==> flow/design.v <==
module spi_transactor (
    input wire clk,
    input wire rst_n,
    input wire spi_clk_rising,
    input wire spi_clk_falling,
    input wire start,
    input wire [7:0] tx_data,
    output reg [7:0] rx_data,
    output reg done,
    output wire active,
    output reg spi_mosi,
    input wire spi_miso
);
    reg [7:0] tx_shift;
    reg [7:0] rx_shift;
    reg [3:0] bit_cnt;
    reg busy;
    assign active = busy;
    always @(posedge clk or negedge rst_n) begin
        if (!rst_n) begin
            spi_mosi <= 1'b1;
            rx_data  <= 8'h00;
            tx_shift <= 8'h00;
            rx_shift <= 8'h00;
            bit_cnt  <= 4'd0;
            done     <= 1'b0;
            busy     <= 1'b0;
        end else begin
            done <= 1'b0;
            if (start && !busy) begin
                busy     <= 1'b1;
                tx_shift <= tx_data;
                rx_shift <= 8'h00;
                bit_cnt  <= 4'd0;
                spi_mosi <= tx_data[7];   
            end
            else if (busy) begin
                if (spi_clk_rising) begin
                    rx_shift <= {rx_shift[6:0], spi_miso};
                    bit_cnt  <= bit_cnt + 1'd1;
                end
                if (spi_clk_falling) begin
                    if (bit_cnt == 4'd8) begin
                        rx_data  <= rx_shift;
                        done     <= 1'b1;
                        busy     <= 1'b0;
                        spi_mosi <= 1'b1;
                    end else begin
                        tx_shift <= {tx_shift[6:0], 1'b0};
                        spi_mosi <= tx_shift[6];
                    end
                end
            end
        end
    end
endmodule
module SD_Controller (
    input  wire        clk,
    input  wire        rst_n,
    input  wire [511:0] write_data,
    input  wire        write_data_ready,
    output reg  [511:0] read_data,
    output reg         read_ready,
    output reg         ready,
    output wire        spi_clk,
    output wire        spi_cs_n,
    output wire        spi_mosi,
    input  wire        spi_miso
);
parameter CLK_DIV            = 5;
parameter POWERUP_CLK_CYCLES = 80;
parameter CMD_RETRY_MAX      = 2000;
parameter BLOCK_BYTES        = 64;
parameter READ_TIMEOUT       = 1024;
reg [3:0] clk_div_cnt;
reg       spi_clk_reg;
reg       spi_clk_rise_reg;
reg       spi_clk_fall_reg;
wire      spi_active;
assign    spi_clk = spi_clk_reg;
always @(posedge clk or negedge rst_n) begin
    if (!rst_n) begin
        clk_div_cnt       <= 4'd0;
        spi_clk_reg       <= 1'b0;
        spi_clk_rise_reg  <= 1'b0;
        spi_clk_fall_reg  <= 1'b0;
    end else begin
        spi_clk_rise_reg  <= 1'b0;
        spi_clk_fall_reg  <= 1'b0;
        if (!spi_active) begin
            clk_div_cnt       <= 4'd0;
            spi_clk_reg       <= 1'b0;
        end else if (clk_div_cnt == (CLK_DIV-1)) begin
            clk_div_cnt       <= 4'd0;
            spi_clk_reg       <= ~spi_clk_reg;
            if (~spi_clk_reg) spi_clk_rise_reg <= 1'b1;
            else              spi_clk_fall_reg <= 1'b1;
        end else begin
            clk_div_cnt <= clk_div_cnt + 1'd1;
        end
    end
end
reg        tx_start;
reg  [7:0] tx_data;
wire [7:0] rx_data;
wire       tx_done;
wire       spi_mosi_wire;
assign     spi_mosi = spi_mosi_wire;
spi_transactor u_spi (
    .clk            (clk),
    .rst_n          (rst_n),
    .spi_clk_rising (spi_clk_rise_reg),
    .spi_clk_falling(spi_clk_fall_reg),
    .start          (tx_start),
    .tx_data        (tx_data),
    .rx_data        (rx_data),
    .done           (tx_done),
    .active         (spi_active),
    .spi_mosi       (spi_mosi_wire),
    .spi_miso       (spi_miso)
);
reg spi_cs_n_reg;
assign spi_cs_n = spi_cs_n_reg;
localparam
    S_IDLE          = 8'd0,
    S_POWERUP       = 8'd1,
    S_CMD0          = 8'd2, S_CMD0_SEND = 8'd3, S_CMD0_WAIT = 8'd4,
    S_CMD8          = 8'd5, S_CMD8_SEND = 8'd6, S_CMD8_WAIT = 8'd7,
    S_CMD59         = 8'd8, S_CMD59_SEND = 8'd9, S_CMD59_WAIT = 8'd10,
    S_CMD55         = 8'd11, S_CMD55_SEND = 8'd12, S_CMD55_WAIT = 8'd13,
    S_ACMD41        = 8'd14, S_ACMD41_SEND = 8'd15, S_ACMD41_WAIT = 8'd16,
    S_CMD58         = 8'd17, S_CMD58_SEND = 8'd18, S_CMD58_WAIT = 8'd19,
    S_CMD16         = 8'd20, S_CMD16_SEND = 8'd21, S_CMD16_WAIT = 8'd22,
    S_READ_CMD      = 8'd23, S_READ_SEND = 8'd24, S_READ_WAIT = 8'd25,
    S_READ_TOKEN    = 8'd26,
    S_READ_DATA     = 8'd27,
    S_WRITE_WAIT    = 8'd28,
    S_WRITE_CMD     = 8'd29, S_WRITE_SEND = 8'd30, S_WRITE_RWAIT = 8'd31,
    S_WRITE_TOKEN   = 8'd32,
    S_WRITE_DATA    = 8'd33,
    S_WRITE_RESP    = 8'd34,
    S_WRITE_BUSY    = 8'd35,
    S_ERROR         = 8'd99;
reg [15:0] powerup_cnt;
reg [15:0] retry_cnt;
reg [15:0] byte_cnt;
reg  [6:0] block_idx;
reg [15:0] timeout;
reg        waiting;
reg        is_sd2;
reg  [7:0] r7_resp[0:4];
reg [31:0] block_addr;
wire [7:0] write_byte;
reg  [7:0] rx_byte;
reg        resp_valid;
reg  [3:0] resp_idx;
reg  [7:0] resp_retry_cnt;
reg [15:0] resp_timeout_cnt;
reg  [7:0] resp_mask;
reg  [7:0] resp_value;
reg  [3:0] resp_bytes_needed;
reg  [7:0] next_state_after_resp;
integer i;
assign write_byte = write_data[511 - 8*block_idx[5:0] -: 8];
always @(posedge clk or negedge rst_n) begin
    if (!rst_n) rx_byte <= 8'hFF;
    else if (tx_done) rx_byte <= rx_data;
end
reg [7:0] state;
always @(posedge clk or negedge rst_n) begin
    if (!rst_n) begin
        state            <= S_IDLE;
        spi_cs_n_reg     <= 1'b1;
        tx_start         <= 1'b0;
        ready            <= 1'b0;
        read_ready       <= 1'b0;
        powerup_cnt      <= 16'd0;
        retry_cnt        <= 16'd0;
        byte_cnt         <= 16'd0;
        block_idx        <= 7'd0;
        timeout          <= 16'd0;
        waiting          <= 1'b0;
        is_sd2           <= 1'b0;
        block_addr       <= 32'd0;
        read_data        <= 512'd0;
        resp_idx         <= 4'd0;
        resp_valid       <= 1'b0;
        resp_retry_cnt   <= 8'd0;
        resp_timeout_cnt <= 16'd0;
        for (i = 0; i < 5; i = i + 1) r7_resp[i] <= 8'd0;
    end else begin
        tx_start   <= 1'b0;
        read_ready <= 1'b0;
        resp_valid <= 1'b0;
        case (state)
            S_IDLE: begin
                ready        <= 1'b0;
                spi_cs_n_reg <= 1'b1;
                state        <= S_POWERUP;
            end
            S_POWERUP: begin
                spi_cs_n_reg <= 1'b1;
                if (powerup_cnt < POWERUP_CLK_CYCLES) begin
                    if (!waiting) begin
                        tx_data  <= 8'hFF;
                        tx_start <= 1'b1;
                        waiting  <= 1'b1;
                    end else if (tx_done) begin
                        waiting     <= 1'b0;
                        powerup_cnt <= powerup_cnt + 1'd1;
                    end
                end else begin
                    state <= S_CMD0;
                end
            end
            S_CMD0: begin
                spi_cs_n_reg <= 1'b0;
                byte_cnt     <= 16'd0;
                waiting      <= 1'b0;
                resp_retry_cnt <= 8'd0;
                resp_timeout_cnt <= 16'd0;
                state        <= S_CMD0_SEND;
            end
            S_CMD0_SEND: begin
                if (!waiting && byte_cnt < 6) begin
                    case (byte_cnt)
                        0: tx_data <= 8'h40;
                        1: tx_data <= 8'h00;
                        2: tx_data <= 8'h00;
                        3: tx_data <= 8'h00;
                        4: tx_data <= 8'h00;
                        5: tx_data <= 8'h95;
                    endcase
                    tx_start <= 1'b1;
                    waiting  <= 1'b1;
                    byte_cnt <= byte_cnt + 1'd1;
                end else if (tx_done && waiting) begin
                    waiting <= 1'b0;
                    if (byte_cnt == 6) begin
                        resp_mask          <= 8'hFF;
                        resp_value         <= 8'h01;
                        resp_bytes_needed  <= 4'd1;
                        next_state_after_resp <= S_CMD8;
                        state              <= S_CMD0_WAIT;
                    end
                end
            end
            S_CMD0_WAIT: begin
                if (!waiting) begin
                    tx_data  <= 8'hFF;
                    tx_start <= 1'b1;
                    waiting  <= 1'b1;
                    resp_timeout_cnt <= resp_timeout_cnt + 1'd1;
                end else if (tx_done) begin
                    waiting <= 1'b0;
                    if (rx_byte != 8'hFF) begin
                        resp_timeout_cnt <= 16'd0;
                        if ((rx_byte & resp_mask) == resp_value) begin
                            r7_resp[0] <= rx_byte;
                            state      <= next_state_after_resp;
                        end else resp_retry_cnt <= resp_retry_cnt + 1'd1;
                    end else if (resp_timeout_cnt > 16'd1000) begin
                        resp_retry_cnt <= resp_retry_cnt + 1'd1;
                    end
                    if (resp_retry_cnt >= 8'd10) begin
                        retry_cnt <= retry_cnt + 1'd1;
                        if (retry_cnt > CMD_RETRY_MAX) state <= S_ERROR;
                        else state <= S_CMD0;
                    end
                end
            end
            S_CMD8: begin
                spi_cs_n_reg <= 1'b0;
                byte_cnt     <= 16'd0;
                waiting      <= 1'b0;
                resp_retry_cnt <= 8'd0;
                resp_timeout_cnt <= 16'd0;
                state        <= S_CMD8_SEND;
            end
            S_CMD8_SEND: begin
                if (!waiting && byte_cnt < 6) begin
                    case (byte_cnt)
                        0: tx_data <= 8'h48;
                        1: tx_data <= 8'h00;
                        2: tx_data <= 8'h00;
                        3: tx_data <= 8'h01;
                        4: tx_data <= 8'hAA;
                        5: tx_data <= 8'h87;
                    endcase
                    tx_start <= 1'b1;
                    waiting  <= 1'b1;
                    byte_cnt <= byte_cnt + 1'd1;
                end else if (tx_done && waiting) begin
                    waiting <= 1'b0;
                    if (byte_cnt == 6) begin
                        resp_mask          <= 8'hFF;
                        resp_value         <= 8'h01;
                        resp_bytes_needed  <= 4'd5;
                        next_state_after_resp <= S_CMD59;
                        resp_idx           <= 4'd0;
                        state              <= S_CMD8_WAIT;
                    end
                end
            end
            S_CMD8_WAIT: begin
                if (!waiting) begin
                    tx_data  <= 8'hFF;
                    tx_start <= 1'b1;
                    waiting  <= 1'b1;
                    resp_timeout_cnt <= resp_timeout_cnt + 1'd1;
                end else if (tx_done) begin
                    waiting <= 1'b0;
                    if (rx_byte != 8'hFF) begin
                        resp_timeout_cnt <= 16'd0;
                        if ((rx_byte & resp_mask) == resp_value) begin
                            r7_resp[resp_idx] <= rx_byte;
                            if (resp_idx == resp_bytes_needed-1) begin
                                if (r7_resp[0]==8'h01 && r7_resp[3]==8'h01 && r7_resp[4]==8'hAA)
                                    is_sd2 <= 1'b1;
                                state <= next_state_after_resp;
                            end else begin
                                resp_idx <= resp_idx + 1'd1;
                            end
                        end else resp_retry_cnt <= resp_retry_cnt + 1'd1;
                    end else if (resp_timeout_cnt > 16'd1000) begin
                        resp_retry_cnt <= resp_retry_cnt + 1'd1;
                    end
                    if (resp_retry_cnt >= 8'd10) begin
                        retry_cnt <= retry_cnt + 1'd1;
                        if (retry_cnt > CMD_RETRY_MAX) state <= S_ERROR;
                        else state <= S_CMD0;
                    end
                end
            end
            S_CMD59: begin
                spi_cs_n_reg <= 1'b0;
                byte_cnt     <= 16'd0;
                waiting      <= 1'b0;
                state        <= S_CMD59_SEND;
            end
            S_CMD59_SEND: begin
                if (!waiting && byte_cnt < 6) begin
                    case (byte_cnt)
                        0: tx_data <= 8'h7B;
                        1: tx_data <= 8'h00;
                        2: tx_data <= 8'h00;
                        3: tx_data <= 8'h00;
                        4: tx_data <= 8'h00;
                        5: tx_data <= 8'h01;
                    endcase
                    tx_start <= 1'b1;
                    waiting  <= 1'b1;
                    byte_cnt <= byte_cnt + 1'd1;
                end else if (tx_done && waiting) begin
                    waiting <= 1'b0;
                    if (byte_cnt == 6) begin
                        resp_mask          <= 8'hFF;
                        resp_value         <= 8'h00;
                        resp_bytes_needed  <= 4'd1;
                        next_state_after_resp <= S_CMD55;
                        state              <= S_CMD59_WAIT;
                    end
                end
            end
            S_CMD59_WAIT: begin
                if (!waiting) begin
                    tx_data  <= 8'hFF;
                    tx_start <= 1'b1;
                    waiting  <= 1'b1;
                    resp_timeout_cnt <= resp_timeout_cnt + 1'd1;
                end else if (tx_done) begin
                    waiting <= 1'b0;
                    if (rx_byte != 8'hFF) begin
                        resp_timeout_cnt <= 16'd0;
                        if ((rx_byte & resp_mask) == resp_value) begin
                            state <= next_state_after_resp;
                        end else resp_retry_cnt <= resp_retry_cnt + 1'd1;
                    end else if (resp_timeout_cnt > 16'd1000) begin
                        resp_retry_cnt <= resp_retry_cnt + 1'd1;
                    end
                    if (resp_retry_cnt >= 8'd10) begin
                        retry_cnt <= retry_cnt + 1'd1;
                        if (retry_cnt > CMD_RETRY_MAX) state <= S_ERROR;
                        else state <= S_CMD0;
                    end
                end
            end
            S_CMD55: begin
                spi_cs_n_reg <= 1'b0;
                byte_cnt     <= 16'd0;
                waiting      <= 1'b0;
                state        <= S_CMD55_SEND;
            end
            S_CMD55_SEND: begin
                if (!waiting && byte_cnt < 6) begin
                    case (byte_cnt)
                        0: tx_data <= 8'h77;
                        1: tx_data <= 8'h00;
                        2: tx_data <= 8'h00;
                        3: tx_data <= 8'h00;
                        4: tx_data <= 8'h00;
                        5: tx_data <= 8'h65;
                    endcase
                    tx_start <= 1'b1;
                    waiting  <= 1'b1;
                    byte_cnt <= byte_cnt + 1'd1;
                end else if (tx_done && waiting) begin
                    waiting <= 1'b0;
                    if (byte_cnt == 6) begin
                        resp_mask          <= 8'hFF;
                        resp_value         <= 8'h01;
                        resp_bytes_needed  <= 4'd1;
                        next_state_after_resp <= S_ACMD41;
                        state              <= S_CMD55_WAIT;
                    end
                end
            end
            S_CMD55_WAIT: begin
                if (!waiting) begin
                    tx_data  <= 8'hFF;
                    tx_start <= 1'b1;
                    waiting  <= 1'b1;
                    resp_timeout_cnt <= resp_timeout_cnt + 1'd1;
                end else if (tx_done) begin
                    waiting <= 1'b0;
                    if (rx_byte != 8'hFF) begin
                        resp_timeout_cnt <= 16'd0;
                        if ((rx_byte & resp_mask) == resp_value) begin
                            state <= next_state_after_resp;
                        end else resp_retry_cnt <= resp_retry_cnt + 1'd1;
                    end else if (resp_timeout_cnt > 16'd1000) begin
                        resp_retry_cnt <= resp_retry_cnt + 1'd1;
                    end
                    if (resp_retry_cnt >= 8'd10) begin
                        retry_cnt <= retry_cnt + 1'd1;
                        if (retry_cnt > CMD_RETRY_MAX) state <= S_ERROR;
                        else state <= S_CMD0;
                    end
                end
            end
            S_ACMD41: begin
                spi_cs_n_reg <= 1'b0;
                byte_cnt     <= 16'd0;
                waiting      <= 1'b0;
                retry_cnt    <= retry_cnt + 1'd1;
                if (retry_cnt > CMD_RETRY_MAX) state <= S_ERROR;
                else state <= S_ACMD41_SEND;
            end
            S_ACMD41_SEND: begin
                if (!waiting && byte_cnt < 6) begin
                    case (byte_cnt)
                        0: tx_data <= 8'h69;
                        1: tx_data <= is_sd2 ? 8'h40 : 8'h00;
                        2: tx_data <= 8'h00;
                        3: tx_data <= 8'h00;
                        4: tx_data <= 8'h00;
                        5: tx_data <= 8'h01;
                    endcase
                    tx_start <= 1'b1;
                    waiting  <= 1'b1;
                    byte_cnt <= byte_cnt + 1'd1;
                end else if (tx_done && waiting) begin
                    waiting <= 1'b0;
                    if (byte_cnt == 6) begin
                        resp_mask          <= 8'hFF;
                        resp_value         <= 8'h00;
                        resp_bytes_needed  <= 4'd1;
                        next_state_after_resp <= S_CMD58;
                        state              <= S_ACMD41_WAIT;
                    end
                end
            end
            S_ACMD41_WAIT: begin
                if (!waiting) begin
                    tx_data  <= 8'hFF;
                    tx_start <= 1'b1;
                    waiting  <= 1'b1;
                    resp_timeout_cnt <= resp_timeout_cnt + 1'd1;
                end else if (tx_done) begin
                    waiting <= 1'b0;
                    if (rx_byte != 8'hFF) begin
                        resp_timeout_cnt <= 16'd0;
                        if ((rx_byte & resp_mask) == resp_value) begin
                            state <= next_state_after_resp;
                        end else resp_retry_cnt <= resp_retry_cnt + 1'd1;
                    end else if (resp_timeout_cnt > 16'd1000) begin
                        resp_retry_cnt <= resp_retry_cnt + 1'd1;
                    end
                    if (resp_retry_cnt >= 8'd10) begin
                        retry_cnt <= retry_cnt + 1'd1;
                        if (retry_cnt > CMD_RETRY_MAX) state <= S_ERROR;
                        else state <= S_CMD0;
                    end
                end
            end
            S_CMD58: begin
                spi_cs_n_reg <= 1'b0;
                byte_cnt     <= 16'd0;
                waiting      <= 1'b0;
                state        <= S_CMD58_SEND;
            end
            S_CMD58_SEND: begin
                if (!waiting && byte_cnt < 6) begin
                    case (byte_cnt)
                        0: tx_data <= 8'h7A;
                        1: tx_data <= 8'h00;
                        2: tx_data <= 8'h00;
                        3: tx_data <= 8'h00;
                        4: tx_data <= 8'h00;
                        5: tx_data <= 8'hFF;
                    endcase
                    tx_start <= 1'b1;
                    waiting  <= 1'b1;
                    byte_cnt <= byte_cnt + 1'd1;
                end else if (tx_done && waiting) begin
                    waiting <= 1'b0;
                    if (byte_cnt == 6) begin
                        resp_mask          <= 8'hFF;
                        resp_value         <= 8'h00;
                        resp_bytes_needed  <= 4'd5;
                        next_state_after_resp <= S_CMD16;
                        resp_idx           <= 4'd0;
                        state              <= S_CMD58_WAIT;
                    end
                end
            end
            S_CMD58_WAIT: begin
                if (!waiting) begin
                    tx_data  <= 8'hFF;
                    tx_start <= 1'b1;
                    waiting  <= 1'b1;
                    resp_timeout_cnt <= resp_timeout_cnt + 1'd1;
                end else if (tx_done) begin
                    waiting <= 1'b0;
                    if (rx_byte != 8'hFF) begin
                        resp_timeout_cnt <= 16'd0;
                        if ((rx_byte & resp_mask) == resp_value) begin
                            r7_resp[resp_idx] <= rx_byte;
                            if (resp_idx == resp_bytes_needed-1) state <= next_state_after_resp;
                            else resp_idx <= resp_idx + 1'd1;
                        end else resp_retry_cnt <= resp_retry_cnt + 1'd1;
                    end else if (resp_timeout_cnt > 16'd1000) begin
                        resp_retry_cnt <= resp_retry_cnt + 1'd1;
                    end
                    if (resp_retry_cnt >= 8'd10) begin
                        retry_cnt <= retry_cnt + 1'd1;
                        if (retry_cnt > CMD_RETRY_MAX) state <= S_ERROR;
                        else state <= S_CMD0;
                    end
                end
            end
            S_CMD16: begin
                spi_cs_n_reg <= 1'b0;
                byte_cnt     <= 16'd0;
                waiting      <= 1'b0;
                state        <= S_CMD16_SEND;
            end
            S_CMD16_SEND: begin
                if (!waiting && byte_cnt < 6) begin
                    case (byte_cnt)
                        0: tx_data <= 8'h50;
                        1: tx_data <= 8'h00;
                        2: tx_data <= 8'h00;
                        3: tx_data <= 8'h00;
                        4: tx_data <= 8'h40;    
                        5: tx_data <= 8'hFF;
                    endcase
                    tx_start <= 1'b1;
                    waiting  <= 1'b1;
                    byte_cnt <= byte_cnt + 1'd1;
                end else if (tx_done && waiting) begin
                    waiting <= 1'b0;
                    if (byte_cnt == 6) begin
                        resp_mask          <= 8'hFF;
                        resp_value         <= 8'h00;
                        resp_bytes_needed  <= 4'd1;
                        next_state_after_resp <= S_READ_CMD;
                        state              <= S_CMD16_WAIT;
                    end
                end
            end
            S_CMD16_WAIT: begin
                if (!waiting) begin
                    tx_data  <= 8'hFF;
                    tx_start <= 1'b1;
                    waiting  <= 1'b1;
                    resp_timeout_cnt <= resp_timeout_cnt + 1'd1;
                end else if (tx_done) begin
                    waiting <= 1'b0;
                    if (rx_byte != 8'hFF) begin
                        resp_timeout_cnt <= 16'd0;
                        if ((rx_byte & resp_mask) == resp_value) begin
                            state <= next_state_after_resp;
                        end else resp_retry_cnt <= resp_retry_cnt + 1'd1;
                    end else if (resp_timeout_cnt > 16'd1000) begin
                        resp_retry_cnt <= resp_retry_cnt + 1'd1;
                    end
                    if (resp_retry_cnt >= 8'd10) begin
                        retry_cnt <= retry_cnt + 1'd1;
                        if (retry_cnt > CMD_RETRY_MAX) state <= S_ERROR;
                        else state <= S_CMD0;
                    end
                end
            end
            S_READ_CMD: begin
                spi_cs_n_reg <= 1'b0;
                byte_cnt     <= 16'd0;
                block_idx    <= 7'd0;
                timeout      <= 16'd0;
                read_data    <= 512'd0;
                waiting      <= 1'b0;
                state        <= S_READ_SEND;
            end
            S_READ_SEND: begin
                if (!waiting && byte_cnt < 6) begin
                    case (byte_cnt)
                        0: tx_data <= 8'h51;
                        1: tx_data <= block_addr[23:16];
                        2: tx_data <= block_addr[15:8];
                        3: tx_data <= block_addr[7:0];
                        4: tx_data <= 8'h00;
                        5: tx_data <= 8'h01;
                    endcase
                    tx_start <= 1'b1;
                    waiting  <= 1'b1;
                    byte_cnt <= byte_cnt + 1'd1;
                end else if (tx_done && waiting) begin
                    waiting <= 1'b0;
                    if (byte_cnt == 6) begin
                        resp_mask          <= 8'hFF;
                        resp_value         <= 8'h00;
                        resp_bytes_needed  <= 4'd1;
                        next_state_after_resp <= S_READ_TOKEN;
                        state              <= S_READ_WAIT;
                    end
                end
            end
            S_READ_WAIT: begin
                if (!waiting) begin
                    tx_data  <= 8'hFF;
                    tx_start <= 1'b1;
                    waiting  <= 1'b1;
                    resp_timeout_cnt <= resp_timeout_cnt + 1'd1;
                end else if (tx_done) begin
                    waiting <= 1'b0;
                    if (rx_byte != 8'hFF) begin
                        resp_timeout_cnt <= 16'd0;
                        if ((rx_byte & resp_mask) == resp_value) begin
                            state <= next_state_after_resp;
                        end else resp_retry_cnt <= resp_retry_cnt + 1'd1;
                    end else if (resp_timeout_cnt > 16'd1000) begin
                        resp_retry_cnt <= resp_retry_cnt + 1'd1;
                    end
                    if (resp_retry_cnt >= 8'd10) begin
                        retry_cnt <= retry_cnt + 1'd1;
                        if (retry_cnt > CMD_RETRY_MAX) state <= S_ERROR;
                        else state <= S_CMD0;
                    end
                end
            end
            S_READ_TOKEN: begin
                if (!waiting) begin
                    tx_data  <= 8'hFF;
                    tx_start <= 1'b1;
                    waiting  <= 1'b1;
                end else if (tx_done) begin
                    waiting <= 1'b0;
                    if (rx_byte == 8'hFE) begin
                        block_idx <= 7'd0;
                        state     <= S_READ_DATA;
                    end else begin
                        timeout <= timeout + 1'd1;
                        if (timeout > READ_TIMEOUT) state <= S_ERROR;
                    end
                end
            end
            S_READ_DATA: begin
                if (!waiting) begin
                    tx_data  <= 8'hFF;
                    tx_start <= 1'b1;
                    waiting  <= 1'b1;
                end else if (tx_done) begin
                    waiting <= 1'b0;
                    read_data[511 - 8*block_idx -: 8] <= rx_byte;
                    if (block_idx == 7'd63) state <= S_WRITE_WAIT;
                    else block_idx <= block_idx + 1'd1;
                end
            end
            S_WRITE_WAIT: begin
                ready <= 1'b1;
                if (write_data_ready) begin
                    ready        <= 1'b0;
                    spi_cs_n_reg <= 1'b0;
                    byte_cnt     <= 16'd0;
                    block_idx    <= 7'd0;
                    waiting      <= 1'b0;
                    state        <= S_WRITE_CMD;
                end
            end
            S_WRITE_CMD: begin
                state <= S_WRITE_SEND;
            end
            S_WRITE_SEND: begin
                if (!waiting && byte_cnt < 6) begin
                    case (byte_cnt)
                        0: tx_data <= 8'h58;
                        1: tx_data <= block_addr[23:16];
                        2: tx_data <= block_addr[15:8];
                        3: tx_data <= block_addr[7:0];
                        4: tx_data <= 8'h00;
                        5: tx_data <= 8'h01;
                    endcase
                    tx_start <= 1'b1;
                    waiting  <= 1'b1;
                    byte_cnt <= byte_cnt + 1'd1;
                end else if (tx_done && waiting) begin
                    waiting <= 1'b0;
                    if (byte_cnt == 6) begin
                        resp_mask          <= 8'hFF;
                        resp_value         <= 8'h00;
                        resp_bytes_needed  <= 4'd1;
                        next_state_after_resp <= S_WRITE_TOKEN;
                        state              <= S_WRITE_RWAIT;
                    end
                end
            end
            S_WRITE_RWAIT: begin
                if (!waiting) begin
                    tx_data  <= 8'hFF;
                    tx_start <= 1'b1;
                    waiting  <= 1'b1;
                    resp_timeout_cnt <= resp_timeout_cnt + 1'd1;
                end else if (tx_done) begin
                    waiting <= 1'b0;
                    if (rx_byte != 8'hFF) begin
                        resp_timeout_cnt <= 16'd0;
                        if ((rx_byte & resp_mask) == resp_value) begin
                            state <= next_state_after_resp;
                        end else resp_retry_cnt <= resp_retry_cnt + 1'd1;
                    end else if (resp_timeout_cnt > 16'd1000) begin
                        resp_retry_cnt <= resp_retry_cnt + 1'd1;
                    end
                    if (resp_retry_cnt >= 8'd10) begin
                        retry_cnt <= retry_cnt + 1'd1;
                        if (retry_cnt > CMD_RETRY_MAX) state <= S_ERROR;
                        else state <= S_CMD0;
                    end
                end
            end
            S_WRITE_TOKEN: begin
                if (!waiting) begin
                    tx_data  <= 8'hFE;
                    tx_start <= 1'b1;
                    waiting  <= 1'b1;
                end else if (tx_done) begin
                    waiting <= 1'b0;
                    state   <= S_WRITE_DATA;
                end
            end
            S_WRITE_DATA: begin
                if (!waiting) begin
                    tx_data  <= write_byte;
                    tx_start <= 1'b1;
                    waiting  <= 1'b1;
                end else if (tx_done) begin
                    waiting <= 1'b0;
                    if (block_idx == 7'd63) state <= S_WRITE_RESP;
                    else block_idx <= block_idx + 1'd1;
                end
            end
            S_WRITE_RESP: begin
                if (!waiting) begin
                    tx_data  <= 8'hFF;
                    tx_start <= 1'b1;
                    waiting  <= 1'b1;
                end else if (tx_done) begin
                    waiting <= 1'b0;
                    if ((rx_byte & 8'h1F) == 8'h05) state <= S_WRITE_BUSY;
                end
            end
            S_WRITE_BUSY: begin
                if (!waiting) begin
                    tx_data  <= 8'hFF;
                    tx_start <= 1'b1;
                    waiting  <= 1'b1;
                end else if (tx_done) begin
                    waiting <= 1'b0;
                    if (rx_byte == 8'hFF) begin
                        block_addr <= block_addr + 32'd64;
                        spi_cs_n_reg <= 1'b1;
                        read_ready   <= 1'b1;
                        state        <= S_READ_CMD;
                    end
                end
            end
            S_ERROR: begin
                ready        <= 1'b0;
                spi_cs_n_reg <= 1'b1;
            end
            default: state <= S_ERROR;
        endcase
    end
end
endmodule
module regfile_1024bit (
    input  wire         clk,        
    input  wire         rw,         
    input  wire         sel,        
    input  wire [511:0] data_in,    
    output reg  [511:0] data_out    
);
    reg [1023:0] regfile;
    always @(posedge clk) begin
        if (rw) begin
            if (sel) begin
                regfile[1023:512] <= data_in;   
            end else begin
                regfile[511:0]   <= data_in;    
	    end
        end else begin
            if (sel) begin
                data_out <= regfile[1023:512];  
            end else begin 
                data_out <= regfile[511:0];     
       	    end 
	end
    end
endmodule
module xorEncr (clk, rst, start, rw_flag, done,
sd_data_in, sd_data_out, sd_data_valid, sd_ready, 
reg_file_rw, reg_file_sel, reg_file_data_out);
    parameter DATA_WIDTH = 512; 
    parameter KEY_WIDTH = 512; 
    input wire clk;
    input wire rst;
    input wire start;  
    input wire rw_flag;  
    output wire done;  
    input wire [DATA_WIDTH-1:0] sd_data_in;  
    output reg [DATA_WIDTH-1:0] sd_data_out;  
    input wire sd_data_valid;  
    input wire sd_ready;  
    output reg reg_file_rw;  
    output reg reg_file_sel;  
    input wire [KEY_WIDTH-1:0] reg_file_data_out;  
    localparam IDLE            = 4'b0000;
    localparam READ_DATA       = 4'b0001;
    localparam READ_KEY        = 4'b0010;
    localparam WAIT_KEY        = 4'b0011;
    localparam ENCRYPT         = 4'b0100;
    localparam WRITE_ENCRYPTED = 4'b0101;
    localparam READ_ENCRYPTED  = 4'b0110;
    localparam DECRYPT         = 4'b0111;
    localparam WRITE_DECRYPTED = 4'b1000;
    localparam DONE_STATE      = 4'b1001;
    reg [3:0] state, next_state;
    reg [DATA_WIDTH-1:0] data_buffer;       
    reg [KEY_WIDTH-1:0] key_buffer;         
    reg [DATA_WIDTH-1:0] result_buffer;     
    assign done = (state == DONE_STATE);   
    always @(posedge clk) begin
        if (rst) begin
            state <= IDLE;
            data_buffer <= {DATA_WIDTH{1'b0}};
            key_buffer <= {KEY_WIDTH{1'b0}};
            result_buffer <= {DATA_WIDTH{1'b0}};
        end else begin
            state <= next_state;
            case (state)
                READ_DATA: begin
                    if (sd_data_valid)
                        data_buffer <= sd_data_in;   
                end
                READ_ENCRYPTED: begin
                    if (sd_data_valid)
                        data_buffer <= sd_data_in;   
                end
                WAIT_KEY: begin
                    key_buffer <= reg_file_data_out;   
                end
                ENCRYPT: begin
                    result_buffer <= data_buffer ^ key_buffer;   
                end
                DECRYPT: begin
                    result_buffer <= data_buffer ^ key_buffer;   
                end
            endcase
        end
    end
    always @(*) begin
        next_state = state;
        sd_data_out = result_buffer;
        reg_file_rw = 1'b0;
        reg_file_sel = 1'b0;
        case (state)
            IDLE: begin
                if (start) begin
                    if (rw_flag == 1'b1)
                        next_state = READ_DATA;       
                    else
                        next_state = READ_ENCRYPTED;  
                end
            end
            READ_DATA: begin
                if (sd_data_valid)
                    next_state = READ_KEY;
            end
            READ_KEY: begin
                reg_file_rw = 1'b0;    
                reg_file_sel = 1'b0;   
                next_state = WAIT_KEY;
            end
            WAIT_KEY: begin
                next_state = ENCRYPT;
            end
            ENCRYPT: begin
                next_state = WRITE_ENCRYPTED;
            end
            WRITE_ENCRYPTED: begin
                sd_data_out = result_buffer;   
                if (sd_ready)
                    next_state = DONE_STATE;
            end
            READ_ENCRYPTED: begin
                if (sd_data_valid)
                    next_state = READ_KEY;
            end
            DECRYPT: begin
                next_state = WRITE_DECRYPTED;
            end
            WRITE_DECRYPTED: begin
                sd_data_out = result_buffer;   
                if (sd_ready)
                    next_state = DONE_STATE;
            end
            DONE_STATE: begin
                next_state = IDLE;
            end
            default: begin
                next_state = IDLE;
            end
        endcase
    end
endmodule
module sd_encr_device (
    input wire clk,                     
    input wire rst,                     
    input wire start,                   
    input wire rw_flag,                 
    output wire done,                   
    output wire sd_clk,
    output wire sd_cs_n,
    output wire sd_mosi,
    input  wire sd_miso,
    input wire key_rw,                  
    input wire key_sel,                 
    input wire [511:0] key_data_in,     
    output wire [511:0] key_data_out    
);
    wire sd_ready;
    wire sd_read_ready;
    wire sd_write_data_ready;
    wire [511:0] sd_data_in;
    wire [511:0] sd_data_out;
    reg xor_start;
    wire xor_done;
    wire [511:0] xor_sd_data_in;
    wire xor_sd_data_valid;
    wire xor_sd_ready;
    wire [511:0] xor_sd_data_out;
    wire reg_file_rw;
    wire reg_file_sel;
    wire [511:0] reg_file_data_out;
    reg sd_write_trigger;
    SD_Controller u_sd_controller (
        .clk              (clk),
        .rst_n            (~rst),
        .write_data       (sd_data_out),
        .write_data_ready (sd_write_data_ready),
        .read_data        (sd_data_in),
        .read_ready       (sd_read_ready),
        .ready            (sd_ready),
        .spi_clk          (sd_clk),
        .spi_cs_n         (sd_cs_n),
        .spi_mosi         (sd_mosi),
        .spi_miso         (sd_miso)
    );
    xorEncr #(
        .DATA_WIDTH(512),
        .KEY_WIDTH(512)
    ) u_xor_encr (
        .clk              (clk),
        .rst              (rst),
        .start            (xor_start),
        .rw_flag          (rw_flag),
        .done             (xor_done),
        .sd_data_in       (xor_sd_data_in),
        .sd_data_out      (xor_sd_data_out),
        .sd_data_valid    (xor_sd_data_valid),
        .sd_ready         (xor_sd_ready),
        .reg_file_rw      (reg_file_rw),
        .reg_file_sel     (reg_file_sel),
        .reg_file_data_out(reg_file_data_out)
    );
    regfile_1024bit u_regfile (
        .clk        (clk),
        .rw         (key_rw | reg_file_rw),         
        .sel        (key_sel & ~reg_file_rw),       
        .data_in    (key_data_in),
        .data_out   (key_data_out)
    );
    assign reg_file_data_out = key_data_out;
    localparam T_IDLE        = 3'd0;
    localparam T_WAIT_SD     = 3'd1;
    localparam T_TRIGGER_XOR = 3'd2;
    localparam T_WAIT_XOR    = 3'd3;
    localparam T_TRIGGER_SD  = 3'd4;
    localparam T_DONE        = 3'd5;
    reg [2:0] top_state, top_next;
    always @(posedge clk or posedge rst) begin
        if (rst)
            top_state <= T_IDLE;
        else
            top_state <= top_next;
    end
    always @(*) begin
        top_next = top_state;
        xor_start = 1'b0;
        sd_write_trigger = 1'b0;
        case (top_state)
            T_IDLE: begin
                if (start && sd_ready) begin
                    top_next = T_WAIT_SD;
                end
            end
            T_WAIT_SD: begin
                if (rw_flag) begin  
                    if (sd_ready)
                        top_next = T_TRIGGER_XOR;
                end else begin 
                    top_next = T_TRIGGER_XOR;
                end
            end
            T_TRIGGER_XOR: begin
                xor_start = 1'b1;
                top_next = T_WAIT_XOR;
            end
            T_WAIT_XOR: begin
                if (xor_done) begin
                    if (rw_flag)  
                        top_next = T_TRIGGER_SD;
                    else         
                        top_next = T_TRIGGER_SD;
                end
            end
            T_TRIGGER_SD: begin
                sd_write_trigger = 1'b1;
                if (sd_ready)
                    top_next = T_DONE;
            end
            T_DONE: begin
                top_next = T_IDLE;
            end
            default: top_next = T_IDLE;
        endcase
    end
    assign xor_sd_data_in    = sd_data_in;
    assign xor_sd_data_valid = sd_ready;
    assign xor_sd_ready      = sd_ready;
    assign sd_data_out       = xor_sd_data_out;
    assign sd_write_data_ready = sd_write_trigger;
    assign done = (top_state == T_DONE);
endmodule
Step by step through the tools: sd_encr_device
What the tools print for sd_encr_device, step after step.
Lines are those of the file above, counted from 1.
Operators carry their Yosys type and port widths (W data, S select, Z words).
The mark - stands for no value.

set-up
  design top = sd_encr_device
  clock port = clk
  library = sky130hd
  timing corner = tt_025C_1v80

After elaboration
Yosys after proc, flatten, opt, wreduce and memory -nomap, before mapping. Print and check cells are not counted.

operators by class
  add/subtract/negate cells = 19
  $lt $le $gt $ge = 6
  eq/ne operators = 194
  shift operators = 3
  muxes and demuxes = 259
  bitwise operators = 10
  reduce/logical cells = 84

operators by type and width
  kind                        count
  $mux W512                   5
  $mux W8                     137
  $pmux W512 S2               1
  $shiftx A512 B32 Y8         1
  $and A512 B512 Y512         1
  $or A512 B512 Y512          1
  $xor A512 B512 Y512         1
  $not A512 Y512              1
  $shift A8 B33 Y512          1
  $shift A8 B33 Y512 const A  1
  $pmux W8 S30                1
  $mux W16                    11
  $ne A2 B1 Y1 const B        73
  $eq A8 B5 Y1 const B        16
  $pmux W8 S13                1
  $mux W7                     14
  $pmux W8 S6                 2
  $pmux W16 S2                3
  $pmux W8 S3                 4
  $mux W4                     22
  $add A16 B1 Y16 const B     5
  $pmux W8 S9                 1
  $add A32 B1 Y32 const B     2
  $sub A32 B4 Y32 const B     2
  $eq A8 B4 Y1 const B        8
  $pmux W8 S4                 2
  $ne A2 B2 Y1 const B        30
  $reduce_and A56 Y1          1

Other operator kinds: 91; their cells: 227.

word-level totals
  register bits = 3840
  output and inout bits = 516
  elaborated cells = 619

Longest topological paths
Longest topological path by Yosys (ltp), each cell counted once; first at word level (registers and memories cut), then after technology mapping (sequential cells cut; the memories' decode and read muxes count).

logic depth
  word-level depth = 11
  ABC_AREA = 0
  gate-level depth with buffers = 13
  mapped depth without buffers = 11

After synthesis
Source: synth_stat.txt of the flow (Yosys; design flattened, memories mapped). It holds for the ABC_AREA given above (unset counts as 0); a run with the other value may have another netlist.
Totals and module areas in this step are rounded.

mapped netlist
  mapped cells = 11076
  chip area (Yosys) = 140000 um^2
  mapped flip-flops = 3815
  buffers = 694

cells by type
  cell                       count  total area (um^2)
  sky130_fd_sc_hd__edfxtp_1  1551   4.66E+04
  sky130_fd_sc_hd__dfxtp_1   1548   3.1E+04
  sky130_fd_sc_hd__dfrtp_1   705    1.76E+04
  sky130_fd_sc_hd__mux2_2    537    6047.05
  sky130_fd_sc_hd__mux2i_1   570    5.71E+03
  sky130_fd_sc_hd__xnor2_1   558    4.89E+03
  sky130_fd_sc_hd__a22o_1    525    4598.16
  sky130_fd_sc_hd__nand2_1   1185   4.45E+03
  sky130_fd_sc_hd__nor2_1    1183   4.44E+03
  sky130_fd_sc_hd__a211oi_1  530    3.98E+03
  sky130_fd_sc_hd__a21oi_1   624    3.12E+03
  sky130_fd_sc_hd__mux4_2    120    2.7E+03
  sky130_fd_sc_hd__clkbuf_1  555    2.08E+03
  sky130_fd_sc_hd__ha_1      30     375.36
  sky130_fd_sc_hd__o21ai_0   71     355.341
  sky130_fd_sc_hd__buf_1     89     334.07
  sky130_fd_sc_hd__nand3_1   59     295.283
  sky130_fd_sc_hd__dfstp_2   11     289.027

Not listed: further types 75, cells in them 625.
By module: a second synthesis without flattening, with its own total; a netlist apart from the flattened one above.

second synthesis, totals
  cells (unflattened synthesis) = 11015
  area (unflattened synthesis) = 150000 um^2

Rows give one instance, submodules left out.

by module
  module           times used  cells  area (um^2)
  xorEncr          1           6121   65000
  regfile_1024bit  1           2108   54000
  SD_Controller    1           2671   33000
  spi_transactor   1           95     1400
  sd_encr_device   1           20     230

Worst setup path after synthesis
Path of least setup slack by OpenSTA after synthesis, without wires, with an ideal clock, recovery checks aside; 20% of the period is set as input and as output delay. Where synthesis merged equal registers, the netlist keeps one of their names.

timing path post-synthesis
  path type = input -> register
  from = input port key_rw
  to = register u_regfile.regfile[0]
  period = 10.0 ns
  library setup time = 7.973 ns
  launch time at the first pin = 2.000 ns
  arrival = 74.331 ns
  path slack = -72.305 ns
  delay of the path = 80.304 ns
  driving pins on the path = 2
  path buffers = 0
  period reached after synthesis = 82.305 ns

"delay of the path" = arrival - input delay + setup time.
"driving pins on the path" counts driving pins, that of a launching flip-flop among them; a cell with two outputs on the path counts twice.
"period reached after synthesis" = period - worst setup slack (recovery checks aside). The figure is calculated, with input and output delays left at 20% of the set period.
Between the ends stands the longest chain of elaborated cells between them, by number of cells; it is not shown to be the way that was timed. Of several equally long chains one is given.
A line is the first line of the expression or statement that the cell stems from. Yosys adds cells for indexed reads and writes and turns some case tables into memories.

between the ends, post-synthesis
  cell sequence = sky130_fd_sc_hd__inv_1 > sky130_fd_sc_hd__nor2_1
  cells in the longest elaborated chain = 1

RTL lines, path post-synthesis
  item               line  RTL
  start, declared    955   input wire key_rw,
  $reduce_and A2 Y1  -
  end, assigned      818   regfile[511:0]   <= data_in;
  end, declared      812   reg [1023:0] regfile;

Path in the finished layout
Path of least setup slack in the final report of run 2 (OpenROAD, finished layout, wires in). Where an end is a register, its clock arrival counts in the times.

timing path post-layout
  path type = input -> register
  from = input port key_rw
  to = register u_regfile.regfile[175]
  period = 12.4 ns
  library setup time = 0.24 ns
  launch time at the first pin = 2.48 ns
  arrival = 6.80 ns
  path slack = 6.39 ns
  driving pins on the path = 16
  path buffers = 14

Between the ends stands the longest chain of elaborated cells between them, by number of cells; it is not shown to be the way that was timed. Of several equally long chains one is given.

between the ends, post-layout
  cell sequence = sky130_fd_sc_hd__clkdlybuf4s50_1 > sky130_fd_sc_hd__clkinvlp_4 > sky130_fd_sc_hd__buf_12 > sky130_fd_sc_hd__buf_16 > sky130_fd_sc_hd__nor2_4 > sky130_fd_sc_hd__buf_12 > sky130_fd_sc_hd__buf_12 > sky130_fd_sc_hd__buf_16 > sky130_fd_sc_hd__buf_12 > sky130_fd_sc_hd__buf_12 > sky130_fd_sc_hd__buf_16 > sky130_fd_sc_hd__buf_12 > sky130_fd_sc_hd__buf_12 > sky130_fd_sc_hd__buf_12 > sky130_fd_sc_hd__buf_12 > sky130_fd_sc_hd__buf_8
  cells in the longest elaborated chain = 1

RTL lines, path post-layout
  item               line  RTL
  start, declared    955   input wire key_rw,
  $reduce_and A2 Y1  -
  end, assigned      818   regfile[511:0]   <= data_in;
  end, declared      812   reg [1023:0] regfile;

Subject: sd_encr_device on sky130hd, stored results

Hello all,

Measured results for sd_encr_device: 5 stored runs of the Yosys and OpenROAD flow on sky130hd. The settings differ; the order carries no meaning. The constraints put input and output delay at 20% of the set period each and load the outputs with 0.01 pF.
By "critical path time" is meant the share of the clock period that the worst setup path is allowed (20% is reserved at inputs, 20% at outputs), minus its slack. Clock arrival times at its registers enter into it.
Values from the reports are rounded here.
A setting shown as - is not set for that run.
Results: - = not shown.

name                                 run 1  run 2              run 3              run 4  run 5
ABC_AREA                             1      0                  -                  -      -
CAP_MARGIN                           30     20                 40                 5      40
CELL_PAD_IN_SITES_DETAIL_PLACEMENT   1      -                  -                  -      -
CORE_ASPECT_RATIO                    0.54   1.81               -                  -      -
CORE_UTILIZATION                     64     25                 40                 61     40
CTS_CLUSTER_DIAMETER                 196    332                -                  -      -
MAX_ROUTING_LAYER                    met4   -                  met4               -      -
PLACE_DENSITY_LB_ADDON               0.17   -                  0.17               -      0.17
SLEW_MARGIN                          35     20                 5                  20     5
period_ns                            5.42   12.4               10.0               8.8    10.0
CORE_MARGIN                          2      8                  2                  3      2
CELL_PAD_IN_SITES_GLOBAL_PLACEMENT   -      1                  -                  3      -
CTS_CLUSTER_SIZE                     -      77                 40                 89     40
GPL_TIMING_DRIVEN                    -      0                  0                  -      0
MIN_ROUTING_LAYER                    -      met2               met1               -      -
PLACE_DENSITY                        -      0.44               -                  0.63   -
SETUP_SLACK_MARGIN                   -      -0.64              -1.0               1.01   -
TNS_END_PERCENT                      -      90                 85                 80     -
post-synthesis cell area (um^2)      -      140000             140000             -      140000
total die area (um^2)                -      600000             360000             -      360000
post-route utilization (%)           -      30                 50                 -      50
worst setup slack after layout (ns)  -      6.4                4.2                -      4.4
worst hold slack after layout (ns)   -      0.47               0.44               -      0.44
critical path time (ns)              -      3.53               3.76               -      3.62
type of the worst setup path         -      input -> register  input -> register  -      input -> register

Run 1: no final report: clock tree synthesis broke off with DPL-0033
Run 4: no final report: placement broke off with GPL-0301

Thanks
